==> flow/design.v <==
module cordic(clk, angle, sine, cosine);
  input clk;
  input signed [31:0] angle;  
  output signed [15:0] sine;  
  output signed [15:0] cosine;
  reg signed [15:0] x [0:12];
  reg signed [15:0] y [0:12];
  reg signed [31:0] z [0:12];
  parameter scaling_factor = 19896;  
  wire [1:0] sector;
  assign sector = angle[31:30];
  assign sine = y[12];
  assign cosine = x[12];
  wire signed [31:0] theta [0:12];
  assign theta [ 0] = 'h20000000;   
  assign theta [ 1] = 'h12E4051D;   
  assign theta [ 2] = 'h9FB385B;    
  assign theta [ 3] = 'h51111D4;    
  assign theta [ 4] = 'h28B0D43;    
  assign theta [ 5] = 'h145D7E1;    
  assign theta [ 6] = 'hA2F61E;     
  assign theta [ 7] = 'h517C55;     
  assign theta [ 8] = 'h28BE53;     
  assign theta [ 9] = 'h145F2E;     
  assign theta [10] = 'hA2F98;      
  assign theta [11] = 'h517CC;      
  assign theta [12] = 'h28BE6;      
  always @(posedge clk)
  begin 
    if (sector == 2'b00) begin
	  x[0] <= scaling_factor;
      y[0] <= 0;
      z[0] <= angle;      
    end
    else if  (sector == 2'b11) begin
	  x[0] <= scaling_factor;
      y[0] <= 0;
      z[0] <= angle;      
    end      
    else if (sector == 2'b01) begin
      x[0] <= -0;
      y[0] <= scaling_factor;
      z[0] <= {2'b00,angle[29:0]};      
    end
    else if (sector == 2'b10) begin
      x[0] <= 0;
      y[0] <= -scaling_factor;
      z[0] <= {2'b11,angle[29:0]};
    end
  end
  genvar i;
  generate
    for (i=0; i<13; i=i+1)
      begin
        wire sgn; 
	assign sgn = z[i][31];  
	wire signed [15:0] xnew, ynew;
        assign xnew = x[i] >>> i;  
        assign ynew = y[i] >>> i;
        always @(posedge clk)
          begin
            if (sgn==1)
              begin
                x[i+1] <= x[i]+ynew;
                y[i+1] <= y[i]-xnew;
                z[i+1] <= z[i]+theta[i];
              end
            else
              begin
                x[i+1] <= x[i]-ynew;
                y[i+1] <= y[i]+xnew;
                z[i+1] <= z[i]-theta[i];
              end
          end
      end
  endgenerate
endmodule
Wiki page: cordic / tool data

Tool chain data of cordic

Tool output for the design above before and after an edit, in the order of the flow.
Lines under "unedited" count in the file above, lines under "edited" in the edited file.
"difference" is "edited" less "unedited", of the values as shown.
Operators: Yosys type, input widths -> output width; for muxes data width and select width s.
Cell names lack the library's common part.
Not given: n/a

Design top: cordic
Clock: clk
Standard-cell library: sky130hd
Library corner: tt_025C_1v80

Diff

Unified diff, file above to edited file.
A script made this edit; it was not meant as an optimisation.

```diff
@@ -55,5 +55,5 @@
         wire sgn; 
 	assign sgn = z[i][31];  
-	wire signed [15:0] xnew, ynew;
+	wire signed [31:0] xnew, ynew;
         assign xnew = x[i] >>> i;  
         assign ynew = y[i] >>> i;
```

Word-level counts

Yosys after proc, flatten, opt, wreduce and memory -nomap, before mapping. Print and check cells are not counted.

Operators by class:

| item                             | unedited | edited | difference |
| add/subtract/negate cells        | 69       | 70     | +1 |
| equality and inequality tests    | 3        | 3      | 0 |
| mux-type cells                   | 43       | 43     | 0 |
| reductions and logical operators | 5        | 5      | 0 |

Operators by type and width:

| operator           | unedited | edited | difference |
| $add 16x16->16     | 1        | 2      | +1 |
| $mux 16            | 24       | 24     | 0 |
| $mux 32            | 15       | 15     | 0 |
| $mux 15            | 4        | 4      | 0 |
| $add 16x10->16     | 2        | 2      | 0 |
| $add 16x11->16     | 2        | 2      | 0 |
| $add 16x12->16     | 2        | 2      | 0 |
| $add 16x13->16     | 2        | 2      | 0 |
| $add 16x14->16     | 2        | 2      | 0 |
| $add 16x15->16     | 2        | 2      | 0 |
| $add 16x5->16      | 2        | 2      | 0 |
| $add 16x6->16      | 2        | 2      | 0 |
| $add 16x7->16      | 2        | 2      | 0 |
| $add 16x8->16      | 2        | 2      | 0 |
| $add 16x9->16      | 2        | 2      | 0 |
| $eq 2x2->1 const B | 2        | 2      | 0 |
| $sub 16x10->16     | 2        | 2      | 0 |
| $sub 16x11->16     | 2        | 2      | 0 |
| $sub 16x12->16     | 2        | 2      | 0 |
| $sub 16x13->16     | 2        | 2      | 0 |
| $sub 16x14->16     | 2        | 2      | 0 |
| $sub 16x15->16     | 2        | 2      | 0 |
| $sub 16x16->16     | 2        | 2      | 0 |
| $sub 16x5->16      | 2        | 2      | 0 |
| $sub 16x6->16      | 2        | 2      | 0 |
| $sub 16x7->16      | 2        | 2      | 0 |
| $sub 16x8->16      | 2        | 2      | 0 |
| $sub 16x9->16      | 2        | 2      | 0 |

Not every row of either side is listed.

Word-level totals:

| item                        | unedited | edited | difference |
| flip-flop bits (word level) | 785      | 785    | 0 |
| input bits                  | 33       | 33     | 0 |
| output and inout bits       | 32       | 32     | 0 |

Longest topological paths

Longest topological path by Yosys (ltp), each cell counted once; first at word level (registers and memories cut), then after technology mapping (sequential cells cut; the memories' decode and read muxes count).

Logic depth:

| item                          | unedited | edited | difference |
| depth in word-level cells     | 5        | 5      | 0 |
| ABC_AREA                      | 0        | 0      | n/a |
| gate-level depth with buffers | 16       | 16     | 0 |
| depth with buffers taken out  | 16       | 16     | 0 |

Mapped cells and area

Source: synth_stat.txt of the flow (Yosys; design flattened, memories mapped). It holds for the ABC_AREA given above (unset counts as 0); a run with the other value may have another netlist.

Cells by type:

| cell     | unedited | edited | difference |
| o21ai_1  | 25       | 74     | +49 |
| nor2_1   | 338      | 386    | +48 |
| o21ai_0  | 200      | 158    | -42 |
| and3_1   | 48       | 83     | +35 |
| a31oi_1  | 54       | 88     | +34 |
| a21o_1   | 238      | 206    | -32 |
| a211oi_1 | 27       | 47     | +20 |
| a211o_1  | 13       | 33     | +20 |
| nand3_1  | 92       | 110    | +18 |
| clkbuf_1 | 58       | 73     | +15 |
| or3_1    | 16       | 30     | +14 |
| nand2_1  | 246      | 259    | +13 |
| nand2b_1 | 56       | 69     | +13 |
| or2_2    | 22       | 35     | +13 |
| o21a_1   | 64       | 76     | +12 |
| a41oi_1  | 16       | 4      | -12 |
| o211ai_1 | 12       | 24     | +12 |
| nand3b_1 | 10       | 22     | +12 |

Not every row of either side is listed.

Synthesis totals:

| item                            | unedited  | edited    | difference |
| standard cells after synthesis  | 5156      | 5378      | +222 |
| mapped area (mm^2)              | 0.0466059 | 0.0477933 | +0.0011874 |
| area of sequential cells (mm^2) | 0.0144939 | 0.0144939 | 0.0000000 |
| mapped flip-flops               | 724       | 724       | 0 |
| buffers                         | 63        | 76        | +13 |

Path before layout

OpenSTA on the mapped netlist: ideal clock, no wires. The path of least setup slack (recovery checks aside). Input and output delay are each 20% of the period. Register names are those of the netlist, which keeps one name where synthesis merged equal registers.

Timing path after synthesis:

| item                          | unedited             | edited               | difference |
| kind                          | register to register | register to register | n/a |
| start point                   | register z[4][31]    | register z[4][31]    | n/a |
| end point                     | register z[5][30]    | register z[5][30]    | n/a |
| clock period (ns)             | 3.5                  | 3.5                  | 0.0 |
| setup time (ns)               | 0.072                | 0.133                | +0.061 |
| data arrival time (ns)        | 3.811                | 3.902                | +0.091 |
| setup slack (ns)              | -0.383               | -0.535               | -0.152 |
| path delay (ns)               | 3.883                | 4.035                | +0.152 |
| stages                        | 15                   | 14                   | -1 |
| synthesis period reached (ns) | 3.883                | 4.035                | +0.152 |

"path delay" = arrival - input delay + setup time.
"stages": output pins that drive a net of the path, with the launching flip-flop's if there is one; two outputs of one cell count as two.
"synthesis period reached" is the clock period less the worst setup slack; recovery checks do not enter. This is arithmetic on one report: input and output delays are still those of the set period (20% each).
The rows between start and end are the longest chain of elaborated cells between them; the timing report does not say that the signal goes this way. Where chains are equally long, one stands for them.
A line is the first line of the expression or statement that the cell stems from. Yosys adds cells for indexed reads and writes and turns some case tables into memories.

On the way, after synthesis, unedited:
Cells stage by stage: dfxtp_1 clkbuf_1 clkbuf_1 inv_1 fa_1 nor2b_1 o31ai_1 a211oi_1 o211ai_1 a211oi_1 a21oi_1 o311ai_1 a31oi_1 o21bai_1 xor2_1
Cells in the longest elaborated chain: 1

Ends and longest elaborated chain, after synthesis, unedited:

| item               | line | text |
| start: declaration | 8    | `reg signed [31:0] z [0:12];` |
| start: assignment  | 66   | `z[i+1] <= z[i]+theta[i];` |
| start: assignment  | 72   | `z[i+1] <= z[i]-theta[i];` |
| $mux 32            | 62   | `if (sgn==1)` |
| end: assignment    | 66   |  |
| end: assignment    | 72   |  |
| end: declaration   | 8    |  |

On the way, after synthesis, edited:
Cells stage by stage: dfxtp_1 clkbuf_1 clkbuf_1 inv_1 ha_1 nor2b_1 o31a_1 o41a_1 o31a_1 a21o_1 a41o_1 o41ai_4 o311ai_1 xor2_1
Cells in the longest elaborated chain: 1

Ends and longest elaborated chain, after synthesis, edited:

| item               | line | text |
| start: declaration | 8    | `reg signed [31:0] z [0:12];` |
| start: assignment  | 66   | `z[i+1] <= z[i]+theta[i];` |
| start: assignment  | 72   | `z[i+1] <= z[i]-theta[i];` |
| $mux 32            | 62   | `if (sgn==1)` |
| end: assignment    | 66   |  |
| end: assignment    | 72   |  |
| end: declaration   | 8    |  |

Worst path after layout

From the final timing report of the runs of pair 1: the path of least setup slack in the routed layout; clock arrival at registers is part of the times.

Timing path post-layout:

| item                   | unedited             | edited               | difference |
| kind                   | register to register | register to register | n/a |
| start point            | register z[3][31]    | register y[4][5]     | n/a |
| end point              | register z[4][29]    | register x[5][15]    | n/a |
| clock period (ns)      | 3.41                 | 3.41                 | 0.00 |
| setup time (ns)        | 0.07                 | 0.07                 | 0.00 |
| data arrival time (ns) | 3.80                 | 3.84                 | +0.04 |
| setup slack (ns)       | 0.17                 | 0.16                 | -0.01 |
| stages                 | 14                   | 14                   | 0 |

The rows between start and end are the longest chain of elaborated cells between them; the timing report does not say that the signal goes this way. Where chains are equally long, one stands for them.

On the way, post-layout, unedited:
Cells stage by stage: dfxtp_4 clkinvlp_4 buf_4 ha_4 a21o_1 a221o_1 a21oi_1 o31a_2 o31ai_1 a31o_1 a221o_1 a21o_1 a21oi_2 xnor2_1
Cells in the longest elaborated chain: 1

Ends and longest elaborated chain, post-layout, unedited:

| item               | line | text |
| start: declaration | 8    | `reg signed [31:0] z [0:12];` |
| start: assignment  | 66   | `z[i+1] <= z[i]+theta[i];` |
| start: assignment  | 72   | `z[i+1] <= z[i]-theta[i];` |
| $mux 32            | 62   | `if (sgn==1)` |
| end: assignment    | 66   |  |
| end: assignment    | 72   |  |
| end: declaration   | 8    |  |

On the way, post-layout, edited:
Cells stage by stage: dfxtp_1 inv_1 ha_1 mux2_2 ha_1 a21o_1 a21oi_1 o211ai_1 and2_1 a21o_1 or4b_1 a31o_1 a21oi_1 xnor2_1
Cells in the longest elaborated chain: 2

Ends and longest elaborated chain, post-layout, edited:

| item               | line | text |
| start: declaration | 7    | `reg signed [15:0] y [0:12];` |
| start: assignment  | 65   | `y[i+1] <= y[i]-xnew;` |
| start: assignment  | 71   | `y[i+1] <= y[i]+xnew;` |
| $sub 16x12->16     | 70   | `x[i+1] <= x[i]-ynew;` |
| $mux 16            | 62   | `if (sgn==1)` |
| end: assignment    | 64   | `x[i+1] <= x[i]+ynew;` |
| end: assignment    | 70   |  |
| end: declaration   | 6    | `reg signed [15:0] x [0:12];` |

Flow runs

Both versions went through the flow (Yosys, OpenROAD) with the same settings in each pair. Constraints: input delay and output delay 20% of the set period each, output load 0.01 pF.

Flow settings, pair 1:
CORE_UTILIZATION: 40
period_ns: 3.41
CAP_MARGIN: 20
CORE_MARGIN: 2
SLEW_MARGIN: 20

Measured results, pair 1:

| item                                    | unedited  | edited    | difference |
| chip area in the Yosys report (mm^2)    | 0.0466059 | 0.0477933 | +0.0011874 |
| full die area (mm^2)                    | 0.11926   | 0.122266  | +0.003006 |
| standard-cell area after routing (mm^2) | 0.0535489 | 0.0539693 | +0.0004204 |
| post-layout utilization (%)             | 46.2      | 45.6      | -0.6 |
| worst setup slack after layout (ns)     | 0.166     | 0.155     | -0.011 |
| final worst hold slack (ns)             | 0.325     | 0.326     | +0.001 |

Flow settings, pair 2:
CELL_PAD_IN_SITES_DETAIL_PLACEMENT: 0
CELL_PAD_IN_SITES_GLOBAL_PLACEMENT: 0
CORE_MARGIN: 10
CORE_UTILIZATION: 20
GPL_ROUTABILITY_DRIVEN: 0
PLACE_DENSITY_LB_ADDON: 0.28
SETUP_SLACK_MARGIN: 1.37
SLEW_MARGIN: 40
period_ns: 5.33
CAP_MARGIN: 20

Measured results, pair 2:

| item                                    | unedited  | edited    | difference |
| chip area in the Yosys report (mm^2)    | 0.0466059 | 0.0477933 | +0.0011874 |
| full die area (mm^2)                    | 0.252737  | 0.258918  | +0.006181 |
| standard-cell area after routing (mm^2) | 0.0537753 | 0.0548939 | +0.0011186 |
| post-layout utilization (%)             | 23.1      | 23.1      | 0.0 |
| worst setup slack after layout (ns)     | 1.557     | 1.725     | +0.168 |
| final worst hold slack (ns)             | 0.325     | 0.320     | -0.005 |
